==> flow/design.v <==
module FDIVIDER(
    input  logic ACLK,
    input  logic RESTN,
    output logic SCLK,
    output logic TICK    
);
logic [3:0]count;
assign TICK = (count == 4'd4) && !SCLK;
always_ff@(posedge ACLK)begin
    if(!RESTN)begin
        count <= 0;
        SCLK <= 0;
    end else begin
        if(count == 4'd4)begin
            count <= 0;
            SCLK <= ~SCLK;
        end else begin
            count <= count +1;
        end
    end
end
endmodule
module FIFO_MANAGER(
    input logic Tx_full,
    input logic SS_full,
    input logic Tx_empty,
    input logic SS_empty,
    output logic FREADY_full,
    output logic FREADY_empty
);
always_comb begin : Full_empty_block
    if(Tx_full | SS_full)begin
        FREADY_full = 0;
    end else begin
        FREADY_full = 1;
    end
    if(Tx_empty | SS_empty) begin
        FREADY_empty = 0;
    end else begin
        FREADY_empty = 1;
    end
end
endmodule
module Async_Tx_FIFO #(
    parameter DATA_WIDTH = 32,
    parameter ADDR_WIDTH = 4  
)(
    input  logic [DATA_WIDTH-1:0] data_in,
    input  logic wr_en,
    input  logic rd_en,
    input  logic ACLK,    
    input  logic SCLK,    
    input  logic rst_n,
    output logic [DATA_WIDTH-1:0] data_out,
    output logic empty,
    output logic full
);
    logic [DATA_WIDTH-1:0] mem [0:(1<<ADDR_WIDTH)-1];
    logic [ADDR_WIDTH:0] wr_ptr_bin, rd_ptr_bin;
    logic [ADDR_WIDTH:0] wr_ptr_gry, rd_ptr_gry;
    logic [ADDR_WIDTH:0] wr_ptr_sync1, wr_ptr_sync2;
    logic [ADDR_WIDTH:0] rd_ptr_sync1, rd_ptr_sync2;
    always_ff @(posedge ACLK) begin
        if (!rst_n) begin
            wr_ptr_bin <= 0;
            wr_ptr_gry <= 0;
        end else if (wr_en && !full) begin
            wr_ptr_bin <= wr_ptr_bin + 1;
            wr_ptr_gry <= ((wr_ptr_bin + 1) >> 1) ^ (wr_ptr_bin + 1);
        end
    end
    always_ff @(posedge ACLK) begin
        if (rst_n && wr_en && !full)
            mem[wr_ptr_bin[ADDR_WIDTH-1:0]] <= data_in;
    end
    always_ff @(posedge ACLK) begin
        if (!rst_n) begin
            rd_ptr_bin <= 0;
            rd_ptr_gry <= 0;
            data_out   <= 0;
        end else if (SCLK && rd_en && !empty) begin
            rd_ptr_bin <= rd_ptr_bin + 1;
            rd_ptr_gry <= ((rd_ptr_bin + 1) >> 1) ^ (rd_ptr_bin + 1);
            data_out   <= mem[rd_ptr_bin[ADDR_WIDTH-1:0]];
        end
    end
    always_ff @(posedge ACLK) begin
        if (!rst_n) begin
            wr_ptr_sync1 <= 0;
            wr_ptr_sync2 <= 0;
        end else if (SCLK) begin
            wr_ptr_sync1 <= wr_ptr_gry;
            wr_ptr_sync2 <= wr_ptr_sync1;
        end
    end
    always_ff @(posedge ACLK) begin
        if (!rst_n) begin
            rd_ptr_sync1 <= 0;
            rd_ptr_sync2 <= 0;
        end else begin
            rd_ptr_sync1 <= rd_ptr_gry;
            rd_ptr_sync2 <= rd_ptr_sync1;
        end
    end
    assign empty = (wr_ptr_sync2 == rd_ptr_gry);
    assign full  = (wr_ptr_gry == {~rd_ptr_sync2[ADDR_WIDTH:ADDR_WIDTH-1], rd_ptr_sync2[ADDR_WIDTH-2:0]});
endmodule
module Async_SS_FIFO #(
    parameter DATA_WIDTH = 32,
    parameter ADDR_WIDTH = 4  
)(
    input  logic [DATA_WIDTH-1:0] data_in,
    input  logic wr_en,
    input  logic rd_en,
    input  logic ACLK,    
    input  logic SCLK,    
    input  logic rst_n,
    output logic [DATA_WIDTH-1:0] data_out,
    output logic empty,
    output logic full
);
    logic [DATA_WIDTH-1:0] mem [0:(1<<ADDR_WIDTH)-1];
    logic [ADDR_WIDTH:0] wr_ptr_bin, rd_ptr_bin;
    logic [ADDR_WIDTH:0] wr_ptr_gry, rd_ptr_gry;
    logic [ADDR_WIDTH:0] wr_ptr_sync1, wr_ptr_sync2;
    logic [ADDR_WIDTH:0] rd_ptr_sync1, rd_ptr_sync2;
    always_ff @(posedge ACLK) begin
        if (!rst_n) begin
            wr_ptr_bin <= 0;
            wr_ptr_gry <= 0;
        end else if (wr_en && !full) begin
            wr_ptr_bin <= wr_ptr_bin + 1;
            wr_ptr_gry <= ((wr_ptr_bin + 1) >> 1) ^ (wr_ptr_bin + 1);
        end
    end
    always_ff @(posedge ACLK) begin
        if (rst_n && wr_en && !full)
            mem[wr_ptr_bin[ADDR_WIDTH-1:0]] <= data_in;
    end
    always_ff @(posedge ACLK) begin
        if (!rst_n) begin
            rd_ptr_bin <= 0;
            rd_ptr_gry <= 0;
            data_out   <= 0;
        end else if (SCLK && rd_en && !empty) begin
            rd_ptr_bin <= rd_ptr_bin + 1;
            rd_ptr_gry <= ((rd_ptr_bin + 1) >> 1) ^ (rd_ptr_bin + 1);
            data_out   <= mem[rd_ptr_bin[ADDR_WIDTH-1:0]];
        end
    end
    always_ff @(posedge ACLK) begin
        if (!rst_n) begin
            wr_ptr_sync1 <= 0;
            wr_ptr_sync2 <= 0;
        end else if (SCLK) begin
            wr_ptr_sync1 <= wr_ptr_gry;
            wr_ptr_sync2 <= wr_ptr_sync1;
        end
    end
    always_ff @(posedge ACLK) begin
        if (!rst_n) begin
            rd_ptr_sync1 <= 0;
            rd_ptr_sync2 <= 0;
        end else begin
            rd_ptr_sync1 <= rd_ptr_gry;
            rd_ptr_sync2 <= rd_ptr_sync1;
        end
    end
    assign empty = (wr_ptr_sync2 == rd_ptr_gry);
    assign full  = (wr_ptr_gry == {~rd_ptr_sync2[ADDR_WIDTH:ADDR_WIDTH-1], rd_ptr_sync2[ADDR_WIDTH-2:0]});
endmodule
module AXI_SLAVE(
    input logic ACLK,
    input logic ARESETN,
    input logic [31:0]AWADDR,
    input logic AWVALID,
    output logic AWREADY,
    input logic [31:0]WDATA,
    input logic WVALID,
    output logic WREADY,
    output logic[1:0]BRESP,
    output logic BVALID,
    input logic BREADY,
    input logic FREADY_full,
    output logic wr_en,
    output logic[31:0]Tx_data_out,
    output logic[31:0]SS_data_out
);
 localparam logic [31:0] Tx_address = 32'h0;
 localparam logic [31:0] SS_address = 32'h2;
 typedef enum logic[1:0]{
    IDEAL,
    DECODE,
    EXECUTE
 } state_t;
typedef enum logic{
    START,
    OK
}phase_t;
logic ready;
logic [31:0]data_buffer_1;
logic [31:0]addr_buffr;
state_t state;
phase_t phase;
logic AWalrt;
logic Walrt;
always_ff@(posedge ACLK)begin : AXI_SLAVE
    if(!ARESETN)begin
        wr_en <= 0;
        state <= IDEAL;
        BRESP <= 2'b00;
        BVALID <= 0;
        Tx_data_out <= 0;
        SS_data_out <= 0;
    end else begin
        wr_en <= 0;
        case(state)
            IDEAL: begin
                BRESP <= 2'b00;
                if(ready) begin
                    state <= DECODE;
                end
            end
            DECODE:begin
                BRESP <= 2'b00;
                case(addr_buffr)
                    Tx_address: begin
                        Tx_data_out <= data_buffer_1;
                        BRESP <= 2'b00;
                    end
                    SS_address: begin
                        SS_data_out <= data_buffer_1;
                        BRESP <= 2'b00;
                    end
                    default: begin
                        BRESP <= 2'b10;
                    end
                endcase
                if(BVALID & BREADY) begin
                    BVALID <= 0;
                    state <= EXECUTE;
                end else begin
                    BVALID <= 1;
                end
            end
            EXECUTE:begin
                BVALID <= 0;
                wr_en <= (addr_buffr == Tx_address);  
                state <= IDEAL;
                BRESP <= 2'b00;
            end
            default: state <= IDEAL;
        endcase
    end
end
always_ff@(posedge ACLK)begin : handshake_block
    if(!ARESETN)begin
        phase <= START;
        ready <= 0;
        AWalrt <= 0;
        Walrt <= 0;
    end else begin
        case(phase)
            START:begin
                if(AWVALID & AWREADY) begin
                    AWalrt <= 1;  
                    addr_buffr <= AWADDR;
                 end
                if(WVALID & WREADY)begin
                    Walrt <= 1;     
                    data_buffer_1 <= WDATA;
                end
                if(AWalrt & Walrt) begin    
                ready <= 1; 
                phase <= OK;
                end
            end
            OK:begin
                ready <= 0;
                AWalrt <= 0;
                Walrt <= 0;
                if(BVALID & BREADY) begin  
                    phase <= START; 
                end
            end
        endcase
    end
end
always_comb begin : ready_block
    if(FREADY_full && (phase == START) && (state == IDEAL) && !wr_en)begin
        AWREADY = !AWalrt;
        WREADY = !Walrt;
    end else begin
        AWREADY = 0;
        WREADY = 0;
    end
end
endmodule
module DATA_BUFFER(
    input logic[31:0] din_1,
    input logic[31:0]din_2,
    input logic go,
    input logic ACLK,
    input logic SCLK,
    input logic ARESETN,
    input logic SRESP,
    output logic DREADY,
    output logic [33:0]dout
);
typedef enum logic[2:0]{
    IDEAL,
    WAIT_FIFO,
    FETCH,
    CONCATENATE,
    VALIDATE
} state_t;
logic [31:0] SS_buffer_1;
logic [1:0] SS_buffer_2;
state_t state;
always_ff@(posedge ACLK) begin : data_fetch_block
    if(!ARESETN)begin
        state <= IDEAL;
        DREADY <= 0;
    end else if(SCLK) begin
        case(state)
            IDEAL:begin
                DREADY <= 0;
                if(go) begin
                    state <= WAIT_FIFO;
                end
            end
            WAIT_FIFO: begin
                state <= FETCH;
            end
            FETCH:begin
                SS_buffer_1 <= din_1;
                SS_buffer_2 <= din_2[1:0];
                state <= CONCATENATE;
            end
            CONCATENATE:begin
                dout <= {SS_buffer_2,SS_buffer_1};
                state <= VALIDATE;
                DREADY <= 1;
            end
            VALIDATE:begin
                if(DREADY & SRESP)begin
                    state <= IDEAL;
                end
            end
            default: state <= IDEAL;
        endcase
    end
end
endmodule
module SPI_MASTER(
    input logic ACLK,
    input logic FSCLK,
    input logic FTICK,
    input logic ARESETN,
    input logic FREADY_empty,
    input logic DREADY,
    input logic [33:0] din,
    output logic go,
    output logic SRESP,
    output logic rd_en,
    output logic[1:0]SS,
    output logic MOSI,
    output logic SCLK,
    input logic MISO
);
typedef enum logic[2:0]{
    IDEAL,
    WAIT_FIFO,
    FETCH,
    START,
    DONE,
    VALIDATE
} state_t;
logic [5:0]count;
logic [31:0] data_buffer_3;
logic [1:0] data_buffer_4;
state_t state;
assign SCLK = (state == START && count != 6'd0) ? FSCLK : 0;
always_ff@(posedge ACLK) begin : main_FSM_block
    if(!ARESETN)begin
        state <= IDEAL;
        count <= 0;
        rd_en <= 0;
        go <= 0;
        SRESP <= 0;
        SS <= 0;
        MOSI <= 0;
    end else if(FTICK) begin
        case(state)
            IDEAL:begin
                go <= 0;
                if(FREADY_empty)begin
                    go <= 1;
                    rd_en <= 1;
                    state <= WAIT_FIFO;
                    count <= 0;
                end
            end
            WAIT_FIFO:begin
                rd_en <= 0;
                go <= 0;
                state <=FETCH;
            end
            FETCH:begin
                if(DREADY) begin
                    data_buffer_3 <= din[31:0];
                    data_buffer_4 <= din[33:32];
                    SS <= din[33:32];
                    state <= START;
                end
            end
            START:begin
                if(count == 6'd32) begin
                    state <= DONE;
                end else begin
                    if(DREADY) begin
                        MOSI <= data_buffer_3[31];
                        data_buffer_3 <= {data_buffer_3[30:0],1'b0};
                        count <= count +1;
                    end
                end
            end
            DONE: begin
                SRESP <= 1;
                state <= VALIDATE;
            end
            VALIDATE:begin
                SRESP <= 0;
                state <= IDEAL;
            end
            default: state <= IDEAL;
        endcase
    end
end
endmodule
module Module_Wrapper (
    input logic ACLK,
    input logic ARESETN,
    input  logic [31:0] AWADDR,
    input  logic AWVALID,
    output logic AWREADY,
    input  logic [31:0] WDATA,
    input  logic WVALID,
    output logic WREADY,
    output logic [1:0] BRESP,
    output logic BVALID,
    input  logic BREADY,
    output logic [1:0] SS,
    output logic MOSI,
    output logic SCLK,
    input  logic MISO
);
    logic sclk_int, sclk_tick;
    logic fready_full, fready_empty;
    logic wr_en, rd_en;
    logic [31:0] tx_data_bus, ss_data_bus;
    logic [31:0] fifo_tx_out, fifo_ss_out;
    logic [33:0] data_to_master;
    logic go, dready, sresp;
    logic tx_full, tx_empty, ss_full, ss_empty;
    FDIVIDER fdiv_inst (
        .ACLK(ACLK),
        .RESTN(ARESETN),
        .SCLK(sclk_int),
        .TICK(sclk_tick)
    );
    AXI_SLAVE axi_inst (
        .ACLK(ACLK),
        .ARESETN(ARESETN),
        .AWADDR(AWADDR), .AWVALID(AWVALID), .AWREADY(AWREADY),
        .WDATA(WDATA), .WVALID(WVALID), .WREADY(WREADY),
        .BRESP(BRESP), .BVALID(BVALID), .BREADY(BREADY),
        .FREADY_full(fready_full),
        .wr_en(wr_en),
        .Tx_data_out(tx_data_bus),
        .SS_data_out(ss_data_bus)
    );
    Async_Tx_FIFO tx_fifo_inst (
        .ACLK(ACLK),
        .SCLK(sclk_tick),
        .rst_n(ARESETN),
        .data_in(tx_data_bus),
        .wr_en(wr_en),
        .rd_en(rd_en),
        .data_out(fifo_tx_out),
        .full(tx_full),
        .empty(tx_empty)
    );
    Async_SS_FIFO ss_fifo_inst (
        .ACLK(ACLK),
        .SCLK(sclk_tick),
        .rst_n(ARESETN),
        .data_in(ss_data_bus),
        .wr_en(wr_en),
        .rd_en(rd_en),
        .data_out(fifo_ss_out),
        .full(ss_full),
        .empty(ss_empty)
    );
    FIFO_MANAGER fifo_mgmt_inst (
        .Tx_full(tx_full), .SS_full(ss_full),
        .Tx_empty(tx_empty), .SS_empty(ss_empty),
        .FREADY_full(fready_full), .FREADY_empty(fready_empty)
    );
    DATA_BUFFER dbuff_inst (
        .din_1(fifo_tx_out), .din_2(fifo_ss_out),
        .go(go), .ACLK(ACLK), .SCLK(sclk_tick), .ARESETN(ARESETN),
        .SRESP(sresp), .DREADY(dready),
        .dout(data_to_master)
    );
    SPI_MASTER master_inst (
        .ACLK(ACLK), .FSCLK(sclk_int), .FTICK(sclk_tick), .ARESETN(ARESETN),
        .FREADY_empty(fready_empty),
        .DREADY(dready), .din(data_to_master),
        .go(go), .SRESP(sresp), .rd_en(rd_en),
        .SS(SS), .MOSI(MOSI), .SCLK(SCLK), .MISO(MISO)
    );
endmodule
# From RTL to reports: Module_Wrapper
# Module Module_Wrapper before and after one edit of its RTL, step after step.
# Lines under "orig" count in the file above, lines under "edited" in the edited file.
# "delta" is "edited" less "orig", of the values as shown; "rel_change_pct" is that difference over "orig", in percent.
# Library cell names are shortened.
# A cell with - has no value.
[design] top="Module_Wrapper" clock_port="ACLK" library="sky130hd" pvt_corner="tt_025C_1v80"

# The edit
# The edit as a unified diff against the file above.
# This change comes from a script, not from a designer. The edited design behaves differently; no optimisation was intended.
# begin of diff
@@ -508,10 +508,16 @@
         .FREADY_full(fready_full), .FREADY_empty(fready_empty)
     );
+    wire [33:0] data_to_master_m, data_to_master_s;
+    wire dready_m, dready_s;
     DATA_BUFFER dbuff_inst (
         .din_1(fifo_tx_out), .din_2(fifo_ss_out),
         .go(go), .ACLK(ACLK), .SCLK(sclk_tick), .ARESETN(ARESETN),
-        .SRESP(sresp), .DREADY(dready),
-        .dout(data_to_master)
-    );
+        .SRESP(sresp), .DREADY(dready_m),
+        .dout(data_to_master_m)
+    );
+    DATA_BUFFER dbuff_inst_2 (.din_1(~fifo_tx_out), .din_2(fifo_ss_out), .go(go), .ACLK(ACLK),
+        .SCLK(sclk_tick), .ARESETN(ARESETN), .SRESP(sresp), .DREADY(dready_s), .dout(data_to_master_s));
+    assign data_to_master = data_to_master_m ^ data_to_master_s;
+    assign dready = dready_m ^ dready_s;
     SPI_MASTER master_inst (
         .ACLK(ACLK), .FSCLK(sclk_int), .FTICK(sclk_tick), .ARESETN(ARESETN),
# end of diff

# Elaborated design
# Yosys after proc, flatten, opt, wreduce and memory -nomap, before mapping. Memory bits, and registers merged into a memory's read port (data or address), are not among the register bits. Print and check cells are not counted.
# Memory sizes are those after Yosys's memory passes, which may raise the word count (mostly to a power of two), join words into wider ones and drop unused or constant bits.
[op_classes] element="n_addsub" orig=6 edited=6 delta=0 rel_change_pct=0.00
[op_classes] element="n_shift" orig=0 edited=0 delta=0
[op_classes] element="eq_ne" orig=30 edited=36 delta=6 rel_change_pct=20.00
[op_classes] element="multipliers" orig=0 edited=0 delta=0
[op_classes] element="mux" orig=46 edited=49 delta=3 rel_change_pct=6.52
[op_classes] element="n_div" orig=0 edited=0 delta=0
[op_classes] element="reduce_and_logical" orig=56 edited=62 delta=6 rel_change_pct=10.71
[op_classes] element="bitwise" orig=17 edited=21 delta=4 rel_change_pct=23.53
[op_classes] element="cmp" orig=0 edited=0 delta=0
[op_table] op="AND reduction 3 bit" orig=7 edited=10 delta=3 rel_change_pct=42.86
[op_table] op="inequality test 2 x 1 -> 1 bit with constant B" orig=8 edited=10 delta=2 rel_change_pct=25.00
[op_table] op="equality test 3 x 2 -> 1 bit with constant B" orig=4 edited=6 delta=2 rel_change_pct=50.00
[op_table] op="parallel mux 1 bit (select 2 bit)" orig=9 edited=10 delta=1 rel_change_pct=11.11
[op_table] op="AND reduction 2 bit" orig=7 edited=8 delta=1 rel_change_pct=14.29
[op_table] op="nonzero test 2 bit" orig=7 edited=8 delta=1 rel_change_pct=14.29
[op_table] op="bitwise AND 1 bit" orig=5 edited=6 delta=1 rel_change_pct=20.00
[op_table] op="two-way mux 3 bit" orig=5 edited=6 delta=1 rel_change_pct=20.00
[op_table] op="equality test 3 bit with constant B" orig=3 edited=4 delta=1 rel_change_pct=33.33
[op_table] op="equality test 3 x 1 -> 1 bit with constant B" orig=2 edited=3 delta=1 rel_change_pct=50.00
[op_table] op="zero test 3 bit" orig=2 edited=3 delta=1 rel_change_pct=50.00
[op_table] op="parallel mux 3 bit (select 5 bit)" orig=2 edited=3 delta=1 rel_change_pct=50.00
[op_table] op="NOT 32 bit" orig=0 edited=1 delta=1
[op_table] op="XOR 1 bit" orig=0 edited=1 delta=1
[op_table] op="XOR 34 bit" orig=0 edited=1 delta=1
# Operator kinds equal on both sides are left out: 31.
[bits] element="mem_bits_ro" orig=0 edited=0 delta=0
[bits] element="ram_bits" orig=1024 edited=1024 delta=0 rel_change_pct=0.00
[bits] element="word_cells" orig=200 edited=224 delta=24 rel_change_pct=12.00
[bits] element="memories" orig=2 edited=2 delta=0 rel_change_pct=0.00
[bits] element="ff_bits" orig=342 edited=414 delta=72 rel_change_pct=21.05
[bits] element="inputBits" orig=70 edited=70 delta=0 rel_change_pct=0.00
[bits] element="latchBits" orig=0 edited=0 delta=0
[bits] element="clocked_rd_ports_x_width" orig=64 edited=64 delta=0 rel_change_pct=0.00
[bits] element="output_inout_bits" orig=9 edited=9 delta=0 rel_change_pct=0.00
[mem_list] element="mem_shapes" orig="ss_fifo_inst.mem 16x32 r1 w1; tx_fifo_inst.mem 16x32 r1 w1" edited="ss_fifo_inst.mem 16x32 r1 w1; tx_fifo_inst.mem 16x32 r1 w1"

# Longest topological paths
# Longest topological path by Yosys (ltp), each cell counted once; first at word level (registers and memories cut), then after technology mapping (sequential cells cut; the memories' decode and read muxes count).
[depth] element="word_depth" orig=11 edited=11 delta=0 rel_change_pct=0.00
[depth] element="ABC_AREA" orig="0" edited="0"
[depth] element="depth_mapped" orig=10 edited=10 delta=0 rel_change_pct=0.00
[depth] element="depth_no_buf" orig=7 edited=7 delta=0 rel_change_pct=0.00

# Synthesis result
# Source: synth_stat.txt of the flow (Yosys; design flattened, memories mapped). It holds for the ABC_AREA given above (unset counts as 0); a run with the other value may have another netlist.
[mapped] element="sequential_area_um2" orig=25004.0 edited=27166.1 delta=2162.1 rel_change_pct=8.65
[mapped] element="cells" orig=1913 edited=2175 delta=262 rel_change_pct=13.70
[mapped] element="ffs" orig=895 edited=969 delta=74 rel_change_pct=8.27
[mapped] element="yosys_area_um2" orig=33857.5 edited=36407.4 delta=2549.9 rel_change_pct=7.53
[mapped] element="buf_cells" orig=112 edited=122 delta=10 rel_change_pct=8.93
[by_type] cell="nand2_1" orig=128 edited=227 delta=99 rel_change_pct=77.34
[by_type] cell="edfxtp_1" orig=708 edited=776 delta=68 rel_change_pct=9.60
[by_type] cell="mux2i_1" orig=94 edited=35 delta=-59 rel_change_pct=-62.77
[by_type] cell="inv_1" orig=12 edited=50 delta=38 rel_change_pct=316.67
[by_type] cell="nor2_1" orig=28 edited=64 delta=36 rel_change_pct=128.57
[by_type] cell="nor2b_1" orig=66 edited=31 delta=-35 rel_change_pct=-53.03
[by_type] cell="o21ai_0" orig=45 edited=80 delta=35 rel_change_pct=77.78
[by_type] cell="xnor2_1" orig=38 edited=73 delta=35 rel_change_pct=92.11
[by_type] cell="a22oi_1" orig=35 edited=1 delta=-34 rel_change_pct=-97.14
[by_type] cell="a22o_1" orig=32 edited=64 delta=32 rel_change_pct=100.00
[by_type] cell="mux2_2" orig=31 edited=0 delta=-31 rel_change_pct=-100.00
[by_type] cell="nand3_1" orig=30 edited=58 delta=28 rel_change_pct=93.33
[by_type] cell="o22ai_1" orig=6 edited=33 delta=27 rel_change_pct=450.00
[by_type] cell="clkbuf_1" orig=56 edited=73 delta=17 rel_change_pct=30.36
[by_type] cell="buf_1" orig=20 edited=8 delta=-12 rel_change_pct=-60.00
[by_type] cell="dfxtp_1" orig=187 edited=193 delta=6 rel_change_pct=3.21
[by_type] cell="and3_1" orig=4 edited=10 delta=6 rel_change_pct=150.00
[by_type] cell="o221ai_1" orig=1 edited=7 delta=6 rel_change_pct=600.00
# Cell types equal on both sides are left out: 15.
# The list need not be complete.
# By module: a second synthesis without flattening, with its own total; a netlist apart from the flattened one above.
[unflattened] element="cells_unflattened" orig=3087 edited=3246 delta=159 rel_change_pct=5.15
[unflattened] element="area_unflattened_um2" orig=54778.8 edited=57505.2 delta=2726.4 rel_change_pct=4.98
# Rows give one instance, submodules left out.
[modules_orig] module="Async_SS_FIFO" mod_seq_area_um2=16816.1 n_inst=1 mod_area_um2=22579.2 cells=1218
[modules_orig] module="Async_Tx_FIFO" mod_seq_area_um2=16816.1 n_inst=1 mod_area_um2=22579.2 cells=1218
[modules_orig] module="AXI_SLAVE" mod_seq_area_um2=3403.3 n_inst=1 mod_area_um2=4852.2 cells=363
[modules_orig] module="DATA_BUFFER" mod_seq_area_um2=2162.1 n_inst=1 mod_area_um2=2299.7 cells=92
[modules_orig] module="SPI_MASTER" mod_seq_area_um2=1321.3 n_inst=1 mod_area_um2=2223.4 cells=170
[modules_orig] module="FDIVIDER" mod_seq_area_um2=100.1 n_inst=1 mod_area_um2=237.7 cells=24
[modules_orig] module="FIFO_MANAGER" mod_seq_area_um2=0.0 n_inst=1 mod_area_um2=7.5 cells=2
[modules_orig] module="Module_Wrapper" mod_seq_area_um2=0.0 n_inst=1 mod_area_um2=0.0 cells=0
[modules_edited] module="Async_SS_FIFO" mod_seq_area_um2=16816.1 n_inst=1 mod_area_um2=22579.2 cells=1218
[modules_edited] module="Async_Tx_FIFO" mod_seq_area_um2=16816.1 n_inst=1 mod_area_um2=22579.2 cells=1218
[modules_edited] module="AXI_SLAVE" mod_seq_area_um2=3403.3 n_inst=1 mod_area_um2=4852.2 cells=363
[modules_edited] module="DATA_BUFFER" mod_seq_area_um2=2162.1 n_inst=2 mod_area_um2=2299.7 cells=92
[modules_edited] module="SPI_MASTER" mod_seq_area_um2=1321.3 n_inst=1 mod_area_um2=2223.4 cells=170
[modules_edited] module="Module_Wrapper" mod_seq_area_um2=0.0 n_inst=1 mod_area_um2=426.7 cells=67
[modules_edited] module="FDIVIDER" mod_seq_area_um2=100.1 n_inst=1 mod_area_um2=237.7 cells=24
[modules_edited] module="FIFO_MANAGER" mod_seq_area_um2=0.0 n_inst=1 mod_area_um2=7.5 cells=2

# Worst setup path after synthesis
# Path of least setup slack by OpenSTA after synthesis, without wires, with an ideal clock, recovery checks aside; 20% of the period is set as input and as output delay. Where synthesis merged equal registers, the netlist keeps one of their names.
[synth_timing] element="path_kind" orig="input port to flip-flop" edited="input port to flip-flop"
[synth_timing] element="start" orig="input ARESETN" edited="input ARESETN"
[synth_timing] element="end" orig="memory tx_fifo_inst.mem[3][0]" edited="register axi_inst.addr_buffr[0]"
[synth_timing] element="n_path_buf" orig=2 edited=2 delta=0 rel_change_pct=0.00
[synth_timing] element="path_stages" orig=4 edited=5 delta=1 rel_change_pct=25.00
[synth_timing] element="setup_ns" orig=0.501 edited=0.461 delta=-0.040
[synth_timing] element="setup_slack_ns" orig=1.293 edited=2.128 delta=0.835
[synth_timing] element="in_delay_ns" orig=1.400 edited=1.400 delta=0.000 rel_change_pct=0.00
[synth_timing] element="required_time_ns" orig=6.499 edited=6.539 delta=0.040 rel_change_pct=0.62
[synth_timing] element="clock_period_ns" orig=7.0 edited=7.0 delta=0.0 rel_change_pct=0.00
[synth_timing] element="path_delay_ns" orig=4.307 edited=3.472 delta=-0.835 rel_change_pct=-19.39
[synth_timing] element="launch_ns" orig=1.400 edited=1.400 delta=0.000 rel_change_pct=0.00
[synth_timing] element="arrival_time_ns" orig=5.206 edited=4.411 delta=-0.795 rel_change_pct=-15.27
[synth_timing] element="period_less_setup_slack_ns" orig=5.707 edited=4.872 delta=-0.835 rel_change_pct=-14.63
# "path_delay_ns" = arrival - input delay + setup time.
# "path_stages": output pins that drive a net of the path, with the launching flip-flop's if there is one; two outputs of one cell count as two.
# "period_less_setup_slack_ns" = period - worst setup slack (recovery checks aside). The figure is calculated, with input and output delays left at 20% of the set period.
# Between the ends stands the longest chain of elaborated cells between them, by number of cells; it is not shown to be the way that was timed. Of several equally long chains one is given.
# Each line given opens the expression or statement behind the cell; cells for indexed reads and writes are added by Yosys, which also makes memories of some case tables.
# orig: Only ways into the end's enable, where the timed path ends, are counted here.
[synth_between_orig] path_cell_list="clkbuf_1 > clkbuf_1 > nand2_1 > nor4_1" elab_chain_cells=3 cone_cells=4 classes_between="mux: 2; reduce/logical: 2"
[synth_lines_orig] element="start: declaration" line=443 source="input logic ARESETN,"
[synth_lines_orig] element="logical AND 1 bit (2 in a row)" line=73 source="if (rst_n && wr_en && !full)"
[synth_lines_orig] element="two-way mux 4 bit" line=73
[synth_lines_orig] element="end: declaration" line=58 source="logic [DATA_WIDTH-1:0] mem [0:(1<<ADDR_WIDTH)-1];"
[synth_between_edited] path_cell_list="clkbuf_1 > clkbuf_1 > nor2b_1 > nand2_1 > nor3_1" elab_chain_cells=1 cone_cells=1 cone_lines=0 classes_between="reduce/logical: 1"
[synth_lines_edited] element="start: declaration" line=443 source="input logic ARESETN,"
[synth_lines_edited] element="AND reduction 3 bit"
[synth_lines_edited] element="end: assignment" line=267 source="addr_buffr <= AWADDR;"
[synth_lines_edited] element="end: declaration" line=202 source="logic [31:0]addr_buffr;"

# Worst path after layout
# Path of least setup slack in the final report of the runs of pair A (OpenROAD, finished layout, wires in). Where an end is a register, its clock arrival counts in the times.
[layout_timing] element="path_kind" orig="flip-flop to output port" edited="flip-flop to output port"
[layout_timing] element="start" orig="register master_inst.count[0]" edited="register tx_fifo_inst.wr_ptr_gry[3]"
[layout_timing] element="end" orig="output SCLK" edited="output AWREADY"
[layout_timing] element="required_time_ns" orig=5.60 edited=5.60 delta=0.00 rel_change_pct=0.00
[layout_timing] element="clock_period_ns" orig=7.0 edited=7.0 delta=0.0 rel_change_pct=0.00
[layout_timing] element="output_delay_ns" orig=1.40 edited=1.40 delta=0.00 rel_change_pct=0.00
[layout_timing] element="setup_slack_ns" orig=3.16 edited=3.12 delta=-0.04
[layout_timing] element="path_stages" orig=6 edited=6 delta=0 rel_change_pct=0.00
[layout_timing] element="n_path_buf" orig=1 edited=1 delta=0 rel_change_pct=0.00
[layout_timing] element="launch_ns" orig=0.63 edited=0.65 delta=0.02 rel_change_pct=3.17
[layout_timing] element="arrival_time_ns" orig=2.44 edited=2.48 delta=0.04 rel_change_pct=1.64
# Between the ends stands the longest chain of elaborated cells between them, by number of cells; it is not shown to be the way that was timed. Of several equally long chains one is given.
# At most two assigning lines are given for a register; there are more.
[layout_between_orig] path_cell_list="dfxtp_1 > inv_1 > ha_1 > nor4b_2 > a21oi_1 > clkdlybuf4s50_1" elab_chain_cells=3 cone_cells=3 cone_lines=1 classes_between="mux: 1; reduce/logical: 2"
[layout_lines_orig] element="start: declaration" line=379 source="logic [5:0]count;"
[layout_lines_orig] element="start: assignment" line=387 source="count <= 0;"
[layout_lines_orig] element="start: assignment" line=424 source="count <= count +1;"
[layout_lines_orig] element="nonzero test 6 bit" line=383 source="assign SCLK = (state == START && count != 6'd0) ? FSCLK : 0;"
[layout_lines_orig] element="logical AND 1 bit" line=383
[layout_lines_orig] element="two-way mux 1 bit" line=383
[layout_lines_orig] element="end: declaration" line=455 source="output logic SCLK,"
[layout_between_edited] path_cell_list="dfxtp_1 > xor2_1 > nand3_1 > o21bai_1 > nor2_1 > clkdlybuf4s50_1" elab_chain_cells=7 cone_cells=7 cone_lines=3 classes_between="eq/ne: 1; mux: 2; logic: 1; reduce/logical: 3"
[layout_lines_edited] element="start: declaration" line=60 source="logic [ADDR_WIDTH:0] wr_ptr_gry, rd_ptr_gry;"
[layout_lines_edited] element="start: assignment" line=66 source="wr_ptr_gry <= 0;"
[layout_lines_edited] element="start: assignment" line=69 source="wr_ptr_gry <= ((wr_ptr_bin + 1) >> 1) ^ (wr_ptr_bin + 1);"
[layout_lines_edited] element="equality test 5 bit" line=106 source="assign full  = (wr_ptr_gry == {~rd_ptr_sync2[ADDR_WIDTH:ADDR_WIDTH-1], rd_ptr_sync2[ADDR_WIDTH-2:0]});"
[layout_lines_edited] element="bitwise OR 1 bit" line=32 source="if(Tx_full | SS_full)begin"
[layout_lines_edited] element="two-way mux 1 bit" line=32
[layout_lines_edited] element="logical AND 1 bit (3 in a row)" line=290 source="if(FREADY_full && (phase == START) && (state == IDEAL) && !wr_en)begin"
[layout_lines_edited] element="two-way mux 1 bit" line=290
[layout_lines_edited] element="end: declaration" line=446 source="output logic AWREADY,"

# Layout results
# Both versions went through the flow (Yosys, OpenROAD) with the same settings in each pair. Constraints: input delay and output delay 20% of the set period each, output load 0.01 pF.
[settings_pair_A] CORE_UTILIZATION=40 period_ns=7.0 CAP_MARGIN=20 CORE_MARGIN=2 SLEW_MARGIN=20
[measured_pair_A] element="total_die_area_um2" orig=86986.7 edited=93446.4 delta=6459.7 rel_change_pct=7.43
[measured_pair_A] element="final_util_pct" orig=46.5 edited=46.3 delta=-0.2
[measured_pair_A] element="ws_hold_ns" orig=0.404 edited=0.410 delta=0.006
[measured_pair_A] element="final_setup_tns_ns" orig=0.000 edited=0.000 delta=0.000
[measured_pair_A] element="finalCellArea_um2" orig=38907.3 edited=41732.5 delta=2825.2 rel_change_pct=7.26
[measured_pair_A] element="totalPower_uw" orig=10567 edited=11349 delta=782 rel_change_pct=7.40
[measured_pair_A] element="post_synth_area_um2" orig=33857.5 edited=36407.4 delta=2549.9 rel_change_pct=7.53
[measured_pair_A] element="setup_worst_slack_ns" orig=3.163 edited=3.115 delta=-0.048
[measured_pair_A] element="timing.achieved_period_ns" orig=3.837 edited=3.885 delta=0.048 rel_change_pct=1.25
[settings_pair_B] ABC_AREA=0 CAP_MARGIN=20 CELL_PAD_IN_SITES_DETAIL_PLACEMENT=1 CORE_MARGIN=10 CORE_UTILIZATION=21 CTS_CLUSTER_DIAMETER=188 CTS_CLUSTER_SIZE=25 GPL_ROUTABILITY_DRIVEN=0 MAX_ROUTING_LAYER="met5" PLACE_DENSITY_LB_ADDON=0.02 SETUP_SLACK_MARGIN=-0.25 TNS_END_PERCENT=80 period_ns=3.1 SLEW_MARGIN=20
[measured_pair_B] element="total_die_area_um2" orig=177688.0 edited=190423.0 delta=12735.0 rel_change_pct=7.17
[measured_pair_B] element="final_util_pct" orig=24.5 edited=24.5 delta=0.0
[measured_pair_B] element="ws_hold_ns" orig=0.252 edited=0.373 delta=0.121
[measured_pair_B] element="final_setup_tns_ns" orig=0.000 edited=0.000 delta=0.000
[measured_pair_B] element="finalCellArea_um2" orig=39230.1 edited=42120.4 delta=2890.3 rel_change_pct=7.37
[measured_pair_B] element="totalPower_uw" orig=19825 edited=21397 delta=1572 rel_change_pct=7.93
[measured_pair_B] element="post_synth_area_um2" orig=33857.5 edited=36407.4 delta=2549.9 rel_change_pct=7.53
[measured_pair_B] element="setup_worst_slack_ns" orig=0.007 edited=0.031 delta=0.024
[measured_pair_B] element="timing.achieved_period_ns" orig=3.093 edited=3.069 delta=-0.024 rel_change_pct=-0.78
# "timing.achieved_period_ns" is the run's clock period less its worst setup slack. It is reckoned from that one timing run; input and output delays stay at 20% of the period that was set.
# "totalPower_uw": no workload was simulated; the value follows from the tool's default switching activity.
